==> flow/design.v <==
module PE_16( 
  input         clock, 
  input  [7:0]  io_in_a, 
  input  [7:0] io_in_b, 
  input  [15:0] io_in_d, 
  output [7:0]  io_out_a,
  output [7:0] io_out_b, 
  output [15:0] io_out_c,
  input         io_in_control_propagate, 
  output        io_out_control_propagate 
);
  wire [7:0] _T_36;    
  wire [7:0] _T_37;    
  wire [15:0] _T_38;   
  wire [15:0] _T_39;   
  wire [15:0] _GEN_20; 
  wire [15:0] _T_40; 
  wire [15:0] _T_41; 
  wire [15:0] _T_78; 
  wire [15:0] _T_79; 
  wire [15:0] _GEN_1; 
  wire [15:0] _GEN_13; 
  wire  _T_99; 
  wire [18:0] _GEN_25; 
  assign _T_36 = io_in_b;  
  assign _T_37 = $signed(_T_36);
  assign _T_38 = $signed(_T_37) * $signed(io_in_a); 
  assign _GEN_20 = _T_38; 
  assign _T_40 = $signed(_GEN_20) + $signed(_T_39); 
  assign _T_41 = $signed(_T_40); 
  assign io_out_a = io_in_a; 											
  assign io_out_b = io_in_b; 											
  assign io_out_control_propagate = io_in_control_propagate;			
double_buffer uutDB(.clock(clock),.io_in_control_propagate(io_in_control_propagate),.io_in_d(io_in_d),.io_in_c(_T_41),.c_fb(_T_39),.c_out(io_out_c)
    );
endmodule
module double_buffer(
input clock,
input io_in_control_propagate, 
input [15:0]io_in_d, 
input [15:0]io_in_c, 
output [15:0] c_fb,  
output [15:0] c_out 
    );
reg [15:0] c1_s; 
reg [15:0] c2_s;
always @(posedge clock) 
begin
 if (io_in_control_propagate)
	  begin
        c1_s <= io_in_d;
      end 
 else 
      begin
        c1_s <= io_in_c;
      end
if (!io_in_control_propagate) 
	  begin
        c2_s <= io_in_d;
      end 
 else 
	  begin
        c2_s <= io_in_c;
	  end
end
assign c_fb =io_in_control_propagate?c2_s:c1_s;
assign c_out=!io_in_control_propagate?c2_s:c1_s;
endmodule
module Tile( 
  input         clock, 
  input  [7:0]  io_in_a_0, 
  input  [7:0] io_in_b_0, 
  input  [15:0] io_in_d_0, 
  input         io_in_control_0_propagate, 
  output [7:0]  io_out_a_0, 
  output [15:0] io_out_c_0, 
  output [7:0] io_out_b_0, 
  output        io_out_control_0_propagate
);
  wire  tile_0_0_clock; 
  wire [7:0] tile_0_0_io_in_a; 
  wire [7:0] tile_0_0_io_in_b;
  wire [15:0] tile_0_0_io_in_d;
  wire [7:0] tile_0_0_io_out_a;
  wire [7:0] tile_0_0_io_out_b; 
  wire [15:0] tile_0_0_io_out_c; 
  wire  tile_0_0_io_in_control_propagate; 
  wire  tile_0_0_io_out_control_propagate;
  PE_16 tile_0_0 ( 
    .clock(tile_0_0_clock),
    .io_in_a(tile_0_0_io_in_a),
    .io_in_b(tile_0_0_io_in_b),
    .io_in_d(tile_0_0_io_in_d),
    .io_out_a(tile_0_0_io_out_a),
    .io_out_b(tile_0_0_io_out_b),
    .io_out_c(tile_0_0_io_out_c),
    .io_in_control_propagate(tile_0_0_io_in_control_propagate),
    .io_out_control_propagate(tile_0_0_io_out_control_propagate)
  );
  assign io_out_a_0 = tile_0_0_io_out_a; 
  assign io_out_c_0 = tile_0_0_io_out_c; 
  assign io_out_b_0 = tile_0_0_io_out_b; 
  assign io_out_control_0_propagate = tile_0_0_io_out_control_propagate;
  assign tile_0_0_clock = clock;
  assign tile_0_0_io_in_a = io_in_a_0; 
  assign tile_0_0_io_in_b = io_in_b_0; 
  assign tile_0_0_io_in_d = io_in_d_0; 
  assign tile_0_0_io_in_control_propagate = io_in_control_0_propagate; 
 endmodule
module Mesh( 
  input         clock, 
  input  [7:0]  io_in_a_0_0, 
  input  [7:0]  io_in_a_1_0, 
  input  [7:0]  io_in_a_2_0, 
  input  [7:0]  io_in_a_3_0, 
  input  [7:0]  io_in_d_0_0, 
  input  [7:0]  io_in_d_1_0, 
  input  [7:0]  io_in_d_2_0, 
  input  [7:0]  io_in_d_3_0, 
  input  [15:0]  io_in_b_0_0, 
  input  [15:0]  io_in_b_1_0, 
  input  [15:0]  io_in_b_2_0, 
  input  [15:0]  io_in_b_3_0, 
  input         io_in_control_0_0_propagate, 
  input         io_in_control_1_0_propagate, 
  input         io_in_control_2_0_propagate, 
  input         io_in_control_3_0_propagate, 
  output reg [15:0] io_out_c_0_0, 
  output reg [15:0] io_out_c_1_0, 
  output reg [15:0] io_out_c_2_0, 
  output reg [15:0] io_out_c_3_0
 );
  wire  mesh_0_0_clock; 		  			
  wire [7:0] mesh_0_0_io_in_a_0;  			
  wire [7:0] mesh_0_0_io_in_b_0; 			
  wire [15:0] mesh_0_0_io_in_d_0; 			
  wire  mesh_0_0_io_in_control_0_propagate; 
  wire [7:0] mesh_0_0_io_out_a_0; 			
  wire [15:0] mesh_0_0_io_out_c_0;			
  wire [7:0] mesh_0_0_io_out_b_0;			
  wire  mesh_0_0_io_out_control_0_propagate;
  wire  mesh_0_1_clock; 
  wire [7:0] mesh_0_1_io_in_a_0; 
  wire [7:0] mesh_0_1_io_in_b_0;
  wire [15:0] mesh_0_1_io_in_d_0;
  wire  mesh_0_1_io_in_control_0_propagate; 
  wire [7:0] mesh_0_1_io_out_a_0; 
  wire [15:0] mesh_0_1_io_out_c_0;
  wire [7:0] mesh_0_1_io_out_b_0;
  wire  mesh_0_1_io_out_control_0_propagate; 
  wire  mesh_0_2_clock; 			
  wire [7:0] mesh_0_2_io_in_a_0; 	
  wire [7:0] mesh_0_2_io_in_b_0; 	
  wire [15:0] mesh_0_2_io_in_d_0; 	
  wire  mesh_0_2_io_in_control_0_propagate; 
  wire [7:0] mesh_0_2_io_out_a_0; 
  wire [15:0] mesh_0_2_io_out_c_0;
  wire [7:0] mesh_0_2_io_out_b_0;
  wire  mesh_0_2_io_out_control_0_propagate; 
  wire  mesh_0_3_clock; 		 
  wire [7:0] mesh_0_3_io_in_a_0; 
  wire [7:0] mesh_0_3_io_in_b_0;
  wire [15:0] mesh_0_3_io_in_d_0;
  wire  mesh_0_3_io_in_control_0_propagate; 
  wire [7:0] mesh_0_3_io_out_a_0; 
  wire [15:0] mesh_0_3_io_out_c_0;
  wire [7:0] mesh_0_3_io_out_b_0;
  wire  mesh_0_3_io_out_control_0_propagate; 
  wire  mesh_1_0_clock;
  wire [7:0] mesh_1_0_io_in_a_0; 
  wire [7:0] mesh_1_0_io_in_b_0;
  wire [15:0] mesh_1_0_io_in_d_0;
  wire  mesh_1_0_io_in_control_0_propagate; 
  wire [7:0] mesh_1_0_io_out_a_0; 
  wire [15:0] mesh_1_0_io_out_c_0;
  wire [7:0] mesh_1_0_io_out_b_0;
  wire  mesh_1_0_io_out_control_0_propagate;
  wire  mesh_1_1_clock; 		 
  wire [7:0] mesh_1_1_io_in_a_0; 
  wire [7:0] mesh_1_1_io_in_b_0;
  wire [15:0] mesh_1_1_io_in_d_0;
  wire  mesh_1_1_io_in_control_0_propagate; 
  wire [7:0] mesh_1_1_io_out_a_0; 			
  wire [15:0] mesh_1_1_io_out_c_0;			
  wire [7:0] mesh_1_1_io_out_b_0;			
  wire  mesh_1_1_io_out_control_0_propagate;
  wire  mesh_1_2_clock; 
  wire [7:0] mesh_1_2_io_in_a_0; 
  wire [7:0] mesh_1_2_io_in_b_0;
  wire [15:0] mesh_1_2_io_in_d_0;
  wire  mesh_1_2_io_in_control_0_propagate; 
  wire [7:0] mesh_1_2_io_out_a_0; 
  wire [15:0] mesh_1_2_io_out_c_0;
  wire [7:0] mesh_1_2_io_out_b_0;
  wire  mesh_1_2_io_out_control_0_propagate;
  wire  mesh_1_3_clock; 		 
  wire [7:0] mesh_1_3_io_in_a_0; 
  wire [7:0] mesh_1_3_io_in_b_0;
  wire [15:0] mesh_1_3_io_in_d_0;
  wire  mesh_1_3_io_in_control_0_propagate; 
  wire [7:0] mesh_1_3_io_out_a_0; 
  wire [15:0] mesh_1_3_io_out_c_0;
  wire [7:0] mesh_1_3_io_out_b_0;
  wire  mesh_1_3_io_out_control_0_propagate;
  wire  mesh_2_0_clock; 
  wire [7:0] mesh_2_0_io_in_a_0; 
  wire [7:0] mesh_2_0_io_in_b_0;
  wire [15:0] mesh_2_0_io_in_d_0;
  wire  mesh_2_0_io_in_control_0_propagate; 
  wire [7:0] mesh_2_0_io_out_a_0; 			
  wire [15:0] mesh_2_0_io_out_c_0;			
  wire [7:0] mesh_2_0_io_out_b_0;			
  wire  mesh_2_0_io_out_control_0_propagate;
  wire  mesh_2_1_clock;						
  wire [7:0] mesh_2_1_io_in_a_0; 			
  wire [7:0] mesh_2_1_io_in_b_0;			
  wire [15:0] mesh_2_1_io_in_d_0;			
  wire  mesh_2_1_io_in_control_0_propagate; 
  wire [7:0] mesh_2_1_io_out_a_0; 			
  wire [15:0] mesh_2_1_io_out_c_0;			
  wire [7:0] mesh_2_1_io_out_b_0;			
  wire  mesh_2_1_io_out_control_0_propagate;
  wire  mesh_2_2_clock; 		 			
  wire [7:0] mesh_2_2_io_in_a_0; 			
  wire [7:0] mesh_2_2_io_in_b_0;			
  wire [15:0] mesh_2_2_io_in_d_0;			
  wire  mesh_2_2_io_in_control_0_propagate; 
  wire [7:0] mesh_2_2_io_out_a_0; 			
  wire [15:0] mesh_2_2_io_out_c_0;			
  wire [7:0] mesh_2_2_io_out_b_0;			
  wire  mesh_2_2_io_out_control_0_propagate;
  wire  mesh_2_3_clock; 		 			
  wire [7:0] mesh_2_3_io_in_a_0; 			
  wire [7:0] mesh_2_3_io_in_b_0;			
  wire [15:0] mesh_2_3_io_in_d_0;			
  wire  mesh_2_3_io_in_control_0_propagate; 
  wire [7:0] mesh_2_3_io_out_a_0; 			
  wire [15:0] mesh_2_3_io_out_c_0;			
  wire [7:0] mesh_2_3_io_out_b_0;			
  wire  mesh_2_3_io_out_control_0_propagate;
  wire  mesh_3_0_clock;			 
  wire [7:0] mesh_3_0_io_in_a_0; 
  wire [7:0] mesh_3_0_io_in_b_0;
  wire [15:0] mesh_3_0_io_in_d_0;
  wire  mesh_3_0_io_in_control_0_propagate; 
  wire [7:0] mesh_3_0_io_out_a_0; 
  wire [15:0] mesh_3_0_io_out_c_0;
  wire [7:0] mesh_3_0_io_out_b_0;
  wire  mesh_3_0_io_out_control_0_propagate;
  wire  mesh_3_1_clock; 		 
  wire [7:0] mesh_3_1_io_in_a_0; 
  wire [7:0] mesh_3_1_io_in_b_0;
  wire [15:0] mesh_3_1_io_in_d_0;
  wire  mesh_3_1_io_in_control_0_propagate; 
  wire [7:0] mesh_3_1_io_out_a_0; 
  wire [15:0] mesh_3_1_io_out_c_0;
  wire [7:0] mesh_3_1_io_out_b_0;
  wire  mesh_3_1_io_out_control_0_propagate;
  wire  mesh_3_2_clock; 
  wire [7:0] mesh_3_2_io_in_a_0; 
  wire [7:0] mesh_3_2_io_in_b_0;
  wire [15:0] mesh_3_2_io_in_d_0;
  wire  mesh_3_2_io_in_control_0_propagate; 
  wire [7:0] mesh_3_2_io_out_a_0; 
  wire [15:0] mesh_3_2_io_out_c_0;
  wire [7:0] mesh_3_2_io_out_b_0;
  wire  mesh_3_2_io_out_control_0_propagate;
  wire  mesh_3_3_clock;
  wire [7:0] mesh_3_3_io_in_a_0; 
  wire [7:0] mesh_3_3_io_in_b_0;
  wire [15:0] mesh_3_3_io_in_d_0;
  wire  mesh_3_3_io_in_control_0_propagate; 
  wire [7:0] mesh_3_3_io_out_a_0; 
  wire [15:0] mesh_3_3_io_out_c_0;
  wire [7:0] mesh_3_3_io_out_b_0;
  wire  mesh_3_3_io_out_control_0_propagate;
  reg [7:0] _T_1_0; 
  reg [7:0] _T_2_0; 
  reg [7:0] _T_3_0; 
  reg [7:0] _T_4_0; 
  reg [7:0] _T_10_0;
  reg [7:0] _T_11_0;
  reg [7:0] _T_12_0; 
  reg [7:0] _T_13_0; 
  reg [7:0] _T_19_0; 
  reg [7:0] _T_20_0; 
  reg [7:0] _T_21_0; 
  reg [7:0] _T_22_0; 
  reg [7:0] _T_28_0;  
  reg [7:0] _T_29_0;  
  reg [7:0] _T_30_0;  
  reg [7:0] _T_31_0;  
  reg [7:0]  _T_74_0;
  reg [7:0]  _T_75_0; 
  reg [7:0]  _T_76_0; 
  reg [7:0]  _T_77_0; 
  reg [7:0]  _T_84_0;
  reg [7:0]  _T_85_0; 
  reg [7:0]  _T_86_0; 
  reg [7:0]  _T_87_0; 
  reg [7:0]  _T_94_0; 
  reg [7:0]  _T_95_0; 
  reg [7:0]  _T_96_0; 
  reg [7:0]  _T_97_0; 
  reg [7:0]  _T_98_0; 
  reg [7:0]  _T_99_0; 
  reg [7:0]  _T_100_0;
  reg [7:0]  _T_101_0; 
  reg [7:0]  _T_104_0; 
  reg [7:0]  _T_105_0; 
  reg [7:0]  _T_106_0; 
  reg [7:0]  _T_107_0; 
  reg [15:0] _T_154_0;
  reg [15:0] _T_155_0; 
  reg [15:0] _T_156_0; 
  reg [15:0] _T_157_0; 
  reg [15:0] _T_164_0; 
  reg [15:0] _T_165_0;
  reg [15:0] _T_166_0;
  reg [15:0] _T_167_0;
  reg [15:0] _T_174_0; 
  reg [15:0] _T_175_0;
  reg [15:0] _T_176_0;
  reg [15:0] _T_177_0;
  reg [15:0] _T_184_0; 
  reg [15:0] _T_185_0;
  reg [15:0] _T_186_0;
  reg [15:0] _T_187_0;
  reg  _T_236; 
  reg  _T_239; 
  reg  _T_242; 
  reg  _T_245; 
  reg  _T_262; 
  reg  _T_265; 
  reg  _T_268; 
  reg  _T_271; 
  reg  _T_288; 
  reg  _T_291; 
  reg  _T_294; 
  reg  _T_297; 
  reg  _T_314; 
  reg  _T_317; 
  reg  _T_320; 
  reg  _T_323; 
  Tile mesh_0_0 ( 
    .clock(mesh_0_0_clock),
    .io_in_a_0(mesh_0_0_io_in_a_0),
    .io_in_b_0(mesh_0_0_io_in_b_0),
    .io_in_d_0(mesh_0_0_io_in_d_0),
    .io_in_control_0_propagate(mesh_0_0_io_in_control_0_propagate),
    .io_out_a_0(mesh_0_0_io_out_a_0),
    .io_out_c_0(mesh_0_0_io_out_c_0),
    .io_out_b_0(mesh_0_0_io_out_b_0),
    .io_out_control_0_propagate(mesh_0_0_io_out_control_0_propagate)
  );
  Tile mesh_0_1 ( 
    .clock(mesh_0_1_clock),
    .io_in_a_0(mesh_0_1_io_in_a_0),
    .io_in_b_0(mesh_0_1_io_in_b_0),
    .io_in_d_0(mesh_0_1_io_in_d_0),
    .io_in_control_0_propagate(mesh_0_1_io_in_control_0_propagate),
    .io_out_a_0(mesh_0_1_io_out_a_0),
    .io_out_c_0(mesh_0_1_io_out_c_0),
    .io_out_b_0(mesh_0_1_io_out_b_0),
    .io_out_control_0_propagate(mesh_0_1_io_out_control_0_propagate)
  );
  Tile mesh_0_2 ( 
    .clock(mesh_0_2_clock),
    .io_in_a_0(mesh_0_2_io_in_a_0),
    .io_in_b_0(mesh_0_2_io_in_b_0),
    .io_in_d_0(mesh_0_2_io_in_d_0),
    .io_in_control_0_propagate(mesh_0_2_io_in_control_0_propagate),
    .io_out_a_0(mesh_0_2_io_out_a_0),
    .io_out_c_0(mesh_0_2_io_out_c_0),
    .io_out_b_0(mesh_0_2_io_out_b_0),
    .io_out_control_0_propagate(mesh_0_2_io_out_control_0_propagate)
  );
  Tile mesh_0_3 (
    .clock(mesh_0_3_clock),
    .io_in_a_0(mesh_0_3_io_in_a_0),
    .io_in_b_0(mesh_0_3_io_in_b_0),
    .io_in_d_0(mesh_0_3_io_in_d_0),
    .io_in_control_0_propagate(mesh_0_3_io_in_control_0_propagate),
    .io_out_a_0(mesh_0_3_io_out_a_0),
    .io_out_c_0(mesh_0_3_io_out_c_0),
    .io_out_b_0(mesh_0_3_io_out_b_0),
    .io_out_control_0_propagate(mesh_0_3_io_out_control_0_propagate)
  );
   Tile mesh_1_0 ( 
    .clock(mesh_1_0_clock),
    .io_in_a_0(mesh_1_0_io_in_a_0),
    .io_in_b_0(mesh_1_0_io_in_b_0),
    .io_in_d_0(mesh_1_0_io_in_d_0),
    .io_in_control_0_propagate(mesh_1_0_io_in_control_0_propagate),
    .io_out_a_0(mesh_1_0_io_out_a_0),
    .io_out_c_0(mesh_1_0_io_out_c_0),
    .io_out_b_0(mesh_1_0_io_out_b_0),
    .io_out_control_0_propagate(mesh_1_0_io_out_control_0_propagate)
  );
  Tile mesh_1_1 ( 
    .clock(mesh_1_1_clock),
    .io_in_a_0(mesh_1_1_io_in_a_0),
    .io_in_b_0(mesh_1_1_io_in_b_0),
    .io_in_d_0(mesh_1_1_io_in_d_0),
    .io_in_control_0_propagate(mesh_1_1_io_in_control_0_propagate),
    .io_out_a_0(mesh_1_1_io_out_a_0),
    .io_out_c_0(mesh_1_1_io_out_c_0),
    .io_out_b_0(mesh_1_1_io_out_b_0),
    .io_out_control_0_propagate(mesh_1_1_io_out_control_0_propagate)
     );
  Tile mesh_1_2 ( 
    .clock(mesh_1_2_clock),
    .io_in_a_0(mesh_1_2_io_in_a_0),
    .io_in_b_0(mesh_1_2_io_in_b_0),
    .io_in_d_0(mesh_1_2_io_in_d_0),
    .io_in_control_0_propagate(mesh_1_2_io_in_control_0_propagate),
    .io_out_a_0(mesh_1_2_io_out_a_0),
    .io_out_c_0(mesh_1_2_io_out_c_0),
    .io_out_b_0(mesh_1_2_io_out_b_0),
    .io_out_control_0_propagate(mesh_1_2_io_out_control_0_propagate)
      );
  Tile mesh_1_3 ( 
    .clock(mesh_1_3_clock),
    .io_in_a_0(mesh_1_3_io_in_a_0),
    .io_in_b_0(mesh_1_3_io_in_b_0),
    .io_in_d_0(mesh_1_3_io_in_d_0),
    .io_in_control_0_propagate(mesh_1_3_io_in_control_0_propagate),
    .io_out_a_0(mesh_1_3_io_out_a_0),
    .io_out_c_0(mesh_1_3_io_out_c_0),
    .io_out_b_0(mesh_1_3_io_out_b_0),
    .io_out_control_0_propagate(mesh_1_3_io_out_control_0_propagate)
      );
   Tile mesh_2_0 ( 
    .clock(mesh_2_0_clock),
    .io_in_a_0(mesh_2_0_io_in_a_0),
    .io_in_b_0(mesh_2_0_io_in_b_0),
    .io_in_d_0(mesh_2_0_io_in_d_0),
    .io_in_control_0_propagate(mesh_2_0_io_in_control_0_propagate),
    .io_out_a_0(mesh_2_0_io_out_a_0),
    .io_out_c_0(mesh_2_0_io_out_c_0),
    .io_out_b_0(mesh_2_0_io_out_b_0),
    .io_out_control_0_propagate(mesh_2_0_io_out_control_0_propagate)
     );
  Tile mesh_2_1 ( 
    .clock(mesh_2_1_clock),
    .io_in_a_0(mesh_2_1_io_in_a_0),
    .io_in_b_0(mesh_2_1_io_in_b_0),
    .io_in_d_0(mesh_2_1_io_in_d_0),
    .io_in_control_0_propagate(mesh_2_1_io_in_control_0_propagate),
    .io_out_a_0(mesh_2_1_io_out_a_0),
    .io_out_c_0(mesh_2_1_io_out_c_0),
    .io_out_b_0(mesh_2_1_io_out_b_0),
    .io_out_control_0_propagate(mesh_2_1_io_out_control_0_propagate)
     );
  Tile mesh_2_2 (
    .clock(mesh_2_2_clock),
    .io_in_a_0(mesh_2_2_io_in_a_0),
    .io_in_b_0(mesh_2_2_io_in_b_0),
    .io_in_d_0(mesh_2_2_io_in_d_0),
    .io_in_control_0_propagate(mesh_2_2_io_in_control_0_propagate),
    .io_out_a_0(mesh_2_2_io_out_a_0),
    .io_out_c_0(mesh_2_2_io_out_c_0),
    .io_out_b_0(mesh_2_2_io_out_b_0),
    .io_out_control_0_propagate(mesh_2_2_io_out_control_0_propagate)
     );
  Tile mesh_2_3 ( 
    .clock(mesh_2_3_clock),
    .io_in_a_0(mesh_2_3_io_in_a_0),
    .io_in_b_0(mesh_2_3_io_in_b_0),
    .io_in_d_0(mesh_2_3_io_in_d_0),
    .io_in_control_0_propagate(mesh_2_3_io_in_control_0_propagate),
    .io_out_a_0(mesh_2_3_io_out_a_0),
    .io_out_c_0(mesh_2_3_io_out_c_0),
    .io_out_b_0(mesh_2_3_io_out_b_0),
    .io_out_control_0_propagate(mesh_2_3_io_out_control_0_propagate)
     );
    Tile mesh_3_0 ( 
    .clock(mesh_3_0_clock),
    .io_in_a_0(mesh_3_0_io_in_a_0),
    .io_in_b_0(mesh_3_0_io_in_b_0),
    .io_in_d_0(mesh_3_0_io_in_d_0),
    .io_in_control_0_propagate(mesh_3_0_io_in_control_0_propagate),
    .io_out_a_0(mesh_3_0_io_out_a_0),
    .io_out_c_0(mesh_3_0_io_out_c_0),
    .io_out_b_0(mesh_3_0_io_out_b_0),
    .io_out_control_0_propagate(mesh_3_0_io_out_control_0_propagate)
  );
  Tile mesh_3_1 ( 
    .clock(mesh_3_1_clock),
    .io_in_a_0(mesh_3_1_io_in_a_0),
    .io_in_b_0(mesh_3_1_io_in_b_0),
    .io_in_d_0(mesh_3_1_io_in_d_0),
    .io_in_control_0_propagate(mesh_3_1_io_in_control_0_propagate),
    .io_out_a_0(mesh_3_1_io_out_a_0),
    .io_out_c_0(mesh_3_1_io_out_c_0),
    .io_out_b_0(mesh_3_1_io_out_b_0),
    .io_out_control_0_propagate(mesh_3_1_io_out_control_0_propagate)
  );
  Tile mesh_3_2 ( 
    .clock(mesh_3_2_clock),
    .io_in_a_0(mesh_3_2_io_in_a_0),
    .io_in_b_0(mesh_3_2_io_in_b_0),
    .io_in_d_0(mesh_3_2_io_in_d_0),
    .io_in_control_0_propagate(mesh_3_2_io_in_control_0_propagate),
    .io_out_a_0(mesh_3_2_io_out_a_0),
    .io_out_c_0(mesh_3_2_io_out_c_0),
    .io_out_b_0(mesh_3_2_io_out_b_0),
    .io_out_control_0_propagate(mesh_3_2_io_out_control_0_propagate)
  );
  Tile mesh_3_3 ( 
    .clock(mesh_3_3_clock),
    .io_in_a_0(mesh_3_3_io_in_a_0),
    .io_in_b_0(mesh_3_3_io_in_b_0),
    .io_in_d_0(mesh_3_3_io_in_d_0),
    .io_in_control_0_propagate(mesh_3_3_io_in_control_0_propagate),
    .io_out_a_0(mesh_3_3_io_out_a_0),
    .io_out_c_0(mesh_3_3_io_out_c_0),
    .io_out_b_0(mesh_3_3_io_out_b_0),
    .io_out_control_0_propagate(mesh_3_3_io_out_control_0_propagate)
   );
always @(posedge clock) begin
  io_out_c_0_0 <= mesh_3_0_io_out_c_0; 
  io_out_c_1_0 <= mesh_3_1_io_out_c_0; 
  io_out_c_2_0 <= mesh_3_2_io_out_c_0; 
  io_out_c_3_0 <= mesh_3_3_io_out_c_0; 
end
  assign mesh_0_0_clock = clock; 	  
  assign mesh_0_0_io_in_a_0 = _T_1_0; 
  assign mesh_0_0_io_in_b_0 = _T_74_0;
  assign mesh_0_0_io_in_d_0 = _T_154_0; 
  assign mesh_0_0_io_in_control_0_propagate = _T_236; 
  assign mesh_0_1_clock = clock; 		
  assign mesh_0_1_io_in_a_0 = _T_2_0; 	
  assign mesh_0_1_io_in_b_0 = _T_84_0; 
  assign mesh_0_1_io_in_d_0 = _T_164_0;
  assign mesh_0_1_io_in_control_0_propagate = _T_262; 
  assign mesh_0_2_clock = clock; 		
  assign mesh_0_2_io_in_a_0 = _T_3_0; 	
  assign mesh_0_2_io_in_b_0 = _T_94_0; 
  assign mesh_0_2_io_in_d_0 = _T_174_0;
  assign mesh_0_2_io_in_control_0_propagate = _T_288; 
  assign mesh_0_3_clock = clock; 		
  assign mesh_0_3_io_in_a_0 = _T_4_0; 	
  assign mesh_0_3_io_in_b_0 = _T_104_0;
  assign mesh_0_3_io_in_d_0 = _T_184_0;
  assign mesh_0_3_io_in_control_0_propagate = _T_314; 
  assign mesh_1_0_clock = clock; 		
  assign mesh_1_0_io_in_a_0 = _T_10_0; 	
  assign mesh_1_0_io_in_b_0 = _T_75_0; 	
  assign mesh_1_0_io_in_d_0 = _T_155_0; 
  assign mesh_1_0_io_in_control_0_propagate = _T_239; 
  assign mesh_1_1_clock = clock; 		
  assign mesh_1_1_io_in_a_0 = _T_11_0; 
  assign mesh_1_1_io_in_b_0 = _T_85_0; 
  assign mesh_1_1_io_in_d_0 = _T_165_0;
  assign mesh_1_1_io_in_control_0_propagate = _T_265; 
  assign mesh_1_2_clock = clock; 		
  assign mesh_1_2_io_in_a_0 = _T_12_0; 
  assign mesh_1_2_io_in_b_0 = _T_95_0; 
  assign mesh_1_2_io_in_d_0 = _T_175_0;
  assign mesh_1_2_io_in_control_0_propagate = _T_291; 
  assign mesh_1_3_clock = clock; 		
  assign mesh_1_3_io_in_a_0 = _T_13_0; 
  assign mesh_1_3_io_in_b_0 = _T_105_0;
  assign mesh_1_3_io_in_d_0 = _T_185_0;
  assign mesh_1_3_io_in_control_0_propagate = _T_317; 
  assign mesh_2_0_clock = clock; 		
  assign mesh_2_0_io_in_a_0 = _T_19_0; 
  assign mesh_2_0_io_in_b_0 = _T_76_0; 
  assign mesh_2_0_io_in_d_0 = _T_156_0;
  assign mesh_2_0_io_in_control_0_propagate = _T_242; 
  assign mesh_2_1_clock = clock; 		
  assign mesh_2_1_io_in_a_0 = _T_20_0; 
  assign mesh_2_1_io_in_b_0 = _T_86_0; 
  assign mesh_2_1_io_in_d_0 = _T_166_0;
  assign mesh_2_1_io_in_control_0_propagate = _T_268; 
  assign mesh_2_2_clock = clock; 		
  assign mesh_2_2_io_in_a_0 = _T_21_0; 
  assign mesh_2_2_io_in_b_0 = _T_96_0; 
  assign mesh_2_2_io_in_d_0 = _T_176_0;
  assign mesh_2_2_io_in_control_0_propagate = _T_294; 
  assign mesh_2_3_clock = clock; 		
  assign mesh_2_3_io_in_a_0 = _T_22_0; 
  assign mesh_2_3_io_in_b_0 = _T_106_0;
  assign mesh_2_3_io_in_d_0 = _T_186_0;
  assign mesh_2_3_io_in_control_0_propagate = _T_320; 
  assign mesh_3_0_clock = clock; 		
  assign mesh_3_0_io_in_a_0 = _T_28_0; 
  assign mesh_3_0_io_in_b_0 = _T_77_0; 
  assign mesh_3_0_io_in_d_0 = _T_157_0;
  assign mesh_3_0_io_in_control_0_propagate = _T_245; 
  assign mesh_3_1_clock = clock; 		
  assign mesh_3_1_io_in_a_0 = _T_29_0; 
  assign mesh_3_1_io_in_b_0 = _T_87_0; 
  assign mesh_3_1_io_in_d_0 = _T_167_0;
  assign mesh_3_1_io_in_control_0_propagate = _T_271; 
  assign mesh_3_2_clock = clock; 		
  assign mesh_3_2_io_in_a_0 = _T_30_0; 
  assign mesh_3_2_io_in_b_0 = _T_97_0; 
  assign mesh_3_2_io_in_d_0 = _T_177_0;
  assign mesh_3_2_io_in_control_0_propagate = _T_297; 
  assign mesh_3_3_clock = clock; 		
  assign mesh_3_3_io_in_a_0 = _T_31_0; 
  assign mesh_3_3_io_in_b_0 = _T_107_0;
  assign mesh_3_3_io_in_d_0 = _T_187_0;
  assign mesh_3_3_io_in_control_0_propagate = _T_323; 
  always @(posedge clock) begin
    _T_1_0 <= io_in_a_0_0;
    _T_2_0 <= mesh_0_0_io_out_a_0;
    _T_3_0 <= mesh_0_1_io_out_a_0;
    _T_4_0 <= mesh_0_2_io_out_a_0;
    _T_10_0 <= io_in_a_1_0;
    _T_11_0 <= mesh_1_0_io_out_a_0;
    _T_12_0 <= mesh_1_1_io_out_a_0;
    _T_13_0 <= mesh_1_2_io_out_a_0;
    _T_19_0 <= io_in_a_2_0;
    _T_20_0 <= mesh_2_0_io_out_a_0;
    _T_21_0 <= mesh_2_1_io_out_a_0;
    _T_22_0 <= mesh_2_2_io_out_a_0;
    _T_28_0 <= io_in_a_3_0;;
    _T_29_0 <= mesh_3_0_io_out_a_0;
    _T_30_0 <= mesh_3_1_io_out_a_0;
    _T_31_0 <= mesh_3_2_io_out_a_0;
    _T_74_0 <= io_in_d_0_0;
    _T_75_0 <= mesh_0_0_io_out_b_0;
    _T_76_0 <= mesh_1_0_io_out_b_0;
    _T_77_0 <= mesh_2_0_io_out_b_0;
    _T_84_0 <= io_in_d_1_0;
    _T_85_0 <= mesh_0_1_io_out_b_0;
    _T_86_0 <= mesh_1_1_io_out_b_0;
    _T_87_0 <= mesh_2_1_io_out_b_0;
    _T_94_0 <=  io_in_d_2_0;
    _T_95_0 <= mesh_0_2_io_out_b_0;
    _T_96_0 <= mesh_1_2_io_out_b_0;
    _T_97_0 <= mesh_2_2_io_out_b_0;
    _T_104_0 <= io_in_d_3_0;
    _T_105_0 <= mesh_0_3_io_out_b_0;
    _T_106_0 <= mesh_1_3_io_out_b_0;
    _T_107_0 <= mesh_2_3_io_out_b_0;
    _T_154_0 <= io_in_b_0_0;
    _T_155_0 <= mesh_0_0_io_out_c_0;
    _T_156_0 <= mesh_1_0_io_out_c_0;
    _T_157_0 <= mesh_2_0_io_out_c_0;
    _T_164_0 <= io_in_b_1_0;
    _T_165_0 <= mesh_0_1_io_out_c_0;
    _T_166_0 <= mesh_1_1_io_out_c_0;
    _T_167_0 <= mesh_2_1_io_out_c_0;
    _T_174_0 <= io_in_b_2_0;
    _T_175_0 <= mesh_0_2_io_out_c_0;
    _T_176_0 <= mesh_1_2_io_out_c_0;
    _T_177_0 <= mesh_2_2_io_out_c_0;
    _T_184_0 <= io_in_b_3_0;
    _T_185_0 <= mesh_0_3_io_out_c_0;
    _T_186_0 <= mesh_1_3_io_out_c_0;
    _T_187_0 <= mesh_2_3_io_out_c_0;
    _T_236 <= io_in_control_0_0_propagate;
    _T_239 <= mesh_0_0_io_out_control_0_propagate;
    _T_242 <= mesh_1_0_io_out_control_0_propagate;
    _T_245 <= mesh_2_0_io_out_control_0_propagate;
	_T_262 <=io_in_control_1_0_propagate;
    _T_265 <= mesh_0_1_io_out_control_0_propagate;
    _T_268 <= mesh_1_1_io_out_control_0_propagate;
    _T_271 <= mesh_2_1_io_out_control_0_propagate;
    _T_288 <=  io_in_control_2_0_propagate;
    _T_291 <= mesh_0_2_io_out_control_0_propagate;
    _T_294 <= mesh_1_2_io_out_control_0_propagate;
    _T_297 <= mesh_2_2_io_out_control_0_propagate;
    _T_314 <= io_in_control_3_0_propagate;
    _T_317 <= mesh_0_3_io_out_control_0_propagate;
    _T_320 <= mesh_1_3_io_out_control_0_propagate;
    _T_323 <= mesh_2_3_io_out_control_0_propagate;
  end
endmodule
# Step by step through the tools: Mesh
# Each step is given for the RTL above and for the edited RTL.
# "before" refers to lines of the RTL above, "after" to lines of the edited file.
# "diff": "after" minus "before" as printed here.
# Operators carry their Yosys type and port widths (W data, S select, Z words).
# Cell names lack the library's common part.
# A cell with n/a has no value.
[design]
top = "Mesh"
clock_port = "clock"
cell_library = "sky130hd"
corner = "tt_025C_1v80"

# The edit
# The edit as a unified diff against the file above.
# A script made this edit. It changes what the design does and was not meant as an optimisation.
# begin of diff
@@ -598,5 +598,7 @@
   assign mesh_3_2_io_in_a_0 = _T_30_0; 
   assign mesh_3_2_io_in_b_0 = _T_97_0; 
-  assign mesh_3_2_io_in_d_0 = _T_177_0;
+  reg [15:0] mesh_3_2_io_in_d_0_r;
+  always @(posedge clock) mesh_3_2_io_in_d_0_r <= _T_177_0;
+  assign mesh_3_2_io_in_d_0 = mesh_3_2_io_in_d_0_r;
   assign mesh_3_2_io_in_control_0_propagate = _T_297; 
   assign mesh_3_3_clock = clock; 		
# end of diff

# After elaboration
# Yosys after proc, flatten, opt, wreduce and memory -nomap, before mapping. Enables and synchronous resets that opt folds into registers are not counted as muxes. Memory bits, and registers merged into a memory's read port (data or address), are not among the register bits. Print and check cells are not counted. Equal cells are merged and count once.
[bits]
columns = ["item", "before", "after", "diff"]
rows = [
  ["register_bits", 1104, 1120, 16],
  ["input_bits", 133, 133, 0],
  ["output_inout_bits", 64, 64, 0],
  ["elab_cells", 196, 197, 1],
]
[op_classes]
columns = ["item", "before", "after", "diff"]
rows = [
  ["n_addsub", 16, 16, 0],
  ["n_mul", 16, 16, 0],
  ["n_mux", 64, 64, 0],
]
[ops]
columns = ["op", "before", "after", "diff"]
rows = [
  ["$mux W16", 64, 64, 0],
  ["$add A16 B16 Y16", 16, 16, 0],
  ["$mul A8 B8 Y16", 16, 16, 0],
]

# Depth
# Yosys ltp: most cells in a row. Word level: on the elaborated netlist, between registers, memories and ports. Mapped: between sequential cells and ports; inverters and the memories' decode and read muxes count.
[logic_depth]
columns = ["item", "before", "after", "diff"]
rows = [
  ["depth_word", 3, 3, 0],
  ["ABC_AREA", "0", "0", "n/a"],
  ["ltp_mapped", 20, 20, 0],
  ["ltp_nobuf", 17, 17, 0],
]

# Netlist
# The flow's flattened synthesis, as Yosys stat reports it; memories are mapped. The netlist is that of the ABC_AREA named above (0 if unset); the other value can give another one.
[mapped]
columns = ["item", "before", "after", "diff"]
rows = [
  ["cell_count", 7270, 7284, 14],
  ["area_um2", 79881.6, 80193.2, 311.6],
  ["seq_area_um2", 22101.2, 22421.5, 320.3],
  ["ff_cells", 1104, 1120, 16],
  ["buffers", 146, 146, 0],
]
[types]
columns = ["type", "before", "after", "diff"]
rows = [
  ["dfxtp_1", 1104, 1120, 16],
  ["buf_1", 24, 20, -4],
  ["clkbuf_1", 105, 108, 3],
  ["nand2_1", 591, 589, -2],
  ["o21ai_0", 110, 108, -2],
  ["mux2_2", 621, 622, 1],
  ["nor2_1", 198, 197, -1],
  ["a21oi_1", 181, 182, 1],
  ["buf_2", 17, 18, 1],
  ["a21oi_2", 15, 16, 1],
  ["o211ai_2", 14, 15, 1],
  ["or3_4", 9, 8, -1],
  ["or3_1", 7, 8, 1],
  ["o211ai_4", 2, 1, -1],
  ["inv_1", 1151, 1151, 0],
  ["fa_1", 1136, 1136, 0],
  ["ha_1", 592, 592, 0],
  ["and2_1", 512, 512, 0],
]
# The list need not be complete.
# The figures by module come from a second, unflattened synthesis with its own total; it is not the netlist above.
[unflattened]
columns = ["item", "before", "after", "diff"]
rows = [
  ["hier_cells", 7360, 7360, 0],
  ["area_unflattened_um2", 87984.4, 87964.4, -20.0],
]
# Each row is one instance without its submodules.
[by_module_before]
columns = ["mod", "instances", "cells", "mod_area_um2", "mod_seq_area_um2"]
rows = [
  ["PE_16", 16, 320, 3040.4, 0.0],
  ["double_buffer", 16, 103, 1717.9, 640.6],
  ["Mesh", 1, 592, 11851.4, 11851.4],
  ["Tile", 16, 0, 0.0, 0.0],
]
[by_module_after]
columns = ["mod", "instances", "cells", "mod_area_um2", "mod_seq_area_um2"]
rows = [
  ["PE_16", 16, 319, 3019.1, 0.0],
  ["double_buffer", 16, 103, 1717.9, 640.6],
  ["Mesh", 1, 608, 12171.7, 12171.7],
  ["Tile", 16, 0, 0.0, 0.0],
]

# Path before layout
# Path of least setup slack by OpenSTA after synthesis, without wires, with an ideal clock, recovery checks aside; 20% of the period is set as input and as output delay. Where synthesis merged equal registers, the netlist keeps one of their names.
[synth_path]
columns = ["item", "before", "after", "diff"]
rows = [
  ["kind", "flip-flop to flip-flop", "flip-flop to flip-flop", "n/a"],
  ["start", "reg _T_239", "reg _T_239", "n/a"],
  ["end", "reg mesh_1_0.tile_0_0.uutDB.c2_s[14]", "reg mesh_1_0.tile_0_0.uutDB.c2_s[14]", "n/a"],
  ["tclk_ps", 5200, 5200, 0],
  ["setup_ps", 120, 120, 0],
  ["t_first_pin_ps", 0, 0, 0],
  ["arrival_time_ps", 5198, 5198, 0],
  ["required_ps", 5080, 5080, 0],
  ["slack_ps", -118, -118, 0],
  ["delay_ps", 5318, 5318, 0],
  ["stages", 21, 21, 0],
  ["n_path_buf", 3, 3, 0],
  ["synth_period_reached_ps", 5318, 5318, 0],
]
# "delay_ps" is the arrival time less input delay plus setup time.
# "stages": output pins that drive a net of the path, with the launching flip-flop's if there is one; two outputs of one cell count as two.
# "synth_period_reached_ps" is the clock period less the worst setup slack; recovery checks do not enter. This is arithmetic on one report: input and output delays are still those of the set period (20% each).
# The rows between start and end are the longest chain of elaborated cells between them; the timing report does not say that the signal goes this way. Where chains are equally long, one stands for them.
# A line is the first line of the expression or statement that the cell stems from. Yosys adds cells for indexed reads and writes and turns some case tables into memories.
[synth_between_before]
path_cell_list = "dfxtp_1 -> clkbuf_1 -> clkbuf_1 -> buf_2 -> mux2i_1 -> fa_1 -> inv_1 -> fa_1 -> ha_1 -> inv_1 -> fa_1 -> inv_1 -> ha_1 -> ha_1 -> fa_1 -> a21o_1 -> a21oi_2 -> o21ba_4 -> o211ai_2 -> and4b_1 -> a211o_1"
elab_chain_len = 3
cone_cells = 3
cone_lines = 3
classes_between = "add/sub (1); mux (2)"
[synth_lines_before]
columns = ["item", "line_no", "text"]
rows = [
  ["start: declaration", 330, "reg  _T_239;"],
  ["start: assignment", 657, "_T_239 <= mesh_0_0_io_out_control_0_propagate;"],
  ["$mux W16", 66, "assign c_fb =io_in_control_propagate?c2_s:c1_s;"],
  ["$add A16 B16 Y16", 29, "assign _T_40 = $signed(_GEN_20) + $signed(_T_39);"],
  ["$mux W16", 57, "if (!io_in_control_propagate)"],
  ["end: assignment", 59, "c2_s <= io_in_d;"],
  ["end: assignment", 63, "c2_s <= io_in_c;"],
  ["end: declaration", 46, "reg [15:0] c2_s;"],
]
[synth_between_after]
path_cell_list = "dfxtp_1 -> clkbuf_1 -> clkbuf_1 -> buf_2 -> mux2i_1 -> fa_1 -> inv_1 -> fa_1 -> ha_1 -> inv_1 -> fa_1 -> inv_1 -> ha_1 -> ha_1 -> fa_1 -> a21o_1 -> a21oi_2 -> o21ba_4 -> o211ai_2 -> and4b_1 -> a211o_1"
elab_chain_len = 3
cone_cells = 3
cone_lines = 3
classes_between = "add/sub (1); mux (2)"
[synth_lines_after]
columns = ["item", "line_no", "text"]
rows = [
  ["start: declaration", 330, "reg  _T_239;"],
  ["start: assignment", 659, "_T_239 <= mesh_0_0_io_out_control_0_propagate;"],
  ["$mux W16", 66, "assign c_fb =io_in_control_propagate?c2_s:c1_s;"],
  ["$add A16 B16 Y16", 29, "assign _T_40 = $signed(_GEN_20) + $signed(_T_39);"],
  ["$mux W16", 57, "if (!io_in_control_propagate)"],
  ["end: assignment", 59, "c2_s <= io_in_d;"],
  ["end: assignment", 63, "c2_s <= io_in_c;"],
  ["end: declaration", 46, "reg [15:0] c2_s;"],
]

# Timing after layout
# From the final timing report of the runs of pair A: the path of least setup slack in the routed layout; clock arrival at registers is part of the times.
# The report prints the path's times to 10 ps; the period is as set.
[layout_path]
columns = ["item", "before", "after", "diff"]
rows = [
  ["kind", "flip-flop to flip-flop", "flip-flop to flip-flop", "n/a"],
  ["start", "reg _T_245", "reg _T_4_0[1]", "n/a"],
  ["end", "reg mesh_3_0.tile_0_0.uutDB.c2_s[14]", "reg mesh_0_3.tile_0_0.uutDB.c2_s[14]", "n/a"],
  ["tclk_ps", 5070, 5070, 0],
  ["setup_ps", 110, 110, 0],
  ["t_first_pin_ps", 790, 770, -20],
  ["arrival_time_ps", 5580, 5550, -30],
  ["required_ps", 5750, 5740, -10],
  ["slack_ps", 170, 180, 10],
  ["stages", 15, 15, 0],
  ["n_path_buf", 1, 0, -1],
]
# The rows between start and end are the longest chain of elaborated cells between them; the timing report does not say that the signal goes this way. Where chains are equally long, one stands for them.
[layout_between_before]
path_cell_list = "dfxtp_2 -> buf_12 -> mux2i_1 -> fa_1 -> inv_1 -> fa_1 -> fa_1 -> fa_1 -> ha_1 -> ha_1 -> or3_4 -> o21ba_4 -> o211ai_2 -> and4b_1 -> a211o_1"
elab_chain_len = 3
cone_cells = 3
cone_lines = 3
classes_between = "add/sub (1); mux (2)"
[layout_lines_before]
columns = ["item", "line_no", "text"]
rows = [
  ["start: declaration", 332, "reg  _T_245;"],
  ["start: assignment", 659, "_T_245 <= mesh_2_0_io_out_control_0_propagate;"],
  ["$mux W16", 66, "assign c_fb =io_in_control_propagate?c2_s:c1_s;"],
  ["$add A16 B16 Y16", 29, "assign _T_40 = $signed(_GEN_20) + $signed(_T_39);"],
  ["$mux W16", 57, "if (!io_in_control_propagate)"],
  ["end: assignment", 59, "c2_s <= io_in_d;"],
  ["end: assignment", 63, "c2_s <= io_in_c;"],
  ["end: declaration", 46, "reg [15:0] c2_s;"],
]
[layout_between_after]
path_cell_list = "dfxtp_1 -> and2_1 -> inv_1 -> fa_1 -> inv_1 -> fa_1 -> fa_1 -> fa_1 -> ha_1 -> ha_1 -> or3_4 -> o21ba_4 -> o211ai_2 -> and4b_1 -> a211o_1"
elab_chain_len = 3
cone_cells = 3
cone_lines = 3
classes_between = "add/sub (1); mul (1); mux (1)"
[layout_lines_after]
columns = ["item", "line_no", "text"]
rows = [
  ["start: declaration", 280, "reg [7:0] _T_4_0;"],
  ["start: assignment", 613, "_T_4_0 <= mesh_0_2_io_out_a_0;"],
  ["$mul A8 B8 Y16", 27, "assign _T_38 = $signed(_T_37) * $signed(io_in_a);"],
  ["$add A16 B16 Y16", 29, "assign _T_40 = $signed(_GEN_20) + $signed(_T_39);"],
  ["$mux W16", 57, "if (!io_in_control_propagate)"],
  ["end: assignment", 59, "c2_s <= io_in_d;"],
  ["end: assignment", 63, "c2_s <= io_in_c;"],
  ["end: declaration", 46, "reg [15:0] c2_s;"],
]

# Flow runs
# Both versions went through the flow (Yosys, OpenROAD) with the same settings in each pair. Constraints: input delay and output delay 20% of the set period each, output load 0.01 pF.
[settings_pair_A]
CORE_UTILIZATION = 40
PLACE_DENSITY = 0.6
period_ns = 5.07
CAP_MARGIN = 20
CORE_MARGIN = 2
SLEW_MARGIN = 20
[measured_pair_A]
columns = ["item", "before", "after", "diff"]
rows = [
  ["yosys.chip_area_um2", 79881.6, 80193.2, 311.6],
  ["final_die_area_um2", 203293.0, 204083.0, 790.0],
  ["final_cell_area_um2", 90937.2, 91383.9, 446.7],
  ["post_route_util_pct", 45.7, 45.8, 0.1],
  ["setup_ws_ps", 171, 185, 14],
  ["setup_tns_ps", 0, 0, 0],
  ["timing.hold.ws_ps", 376, 323, -53],
  ["timing.achieved_period_ps", 4899, 4885, -14],
]
[settings_pair_B]
CORE_ASPECT_RATIO = 0.52
CORE_UTILIZATION = 20
CTS_CLUSTER_SIZE = 40
PLACE_DENSITY_LB_ADDON = 0.27
SETUP_SLACK_MARGIN = 0.29
SLEW_MARGIN = 35
period_ns = 6.51
CAP_MARGIN = 20
CORE_MARGIN = 2
[measured_pair_B]
columns = ["item", "before", "after", "diff"]
rows = [
  ["yosys.chip_area_um2", 79881.6, 80193.2, 311.6],
  ["final_die_area_um2", 404751.0, 406320.0, 1569.0],
  ["final_cell_area_um2", 92969.2, 93115.6, 146.4],
  ["post_route_util_pct", 23.4, 23.4, 0.0],
  ["setup_ws_ps", 823, 881, 58],
  ["setup_tns_ps", 0, 0, 0],
  ["timing.hold.ws_ps", 396, 327, -69],
  ["timing.achieved_period_ps", 5687, 5629, -58],
]
# By "timing.achieved_period_ps" is meant the clock period of the run minus its worst setup slack. This is arithmetic on one report: input and output delays are still those of the set period (20% each).
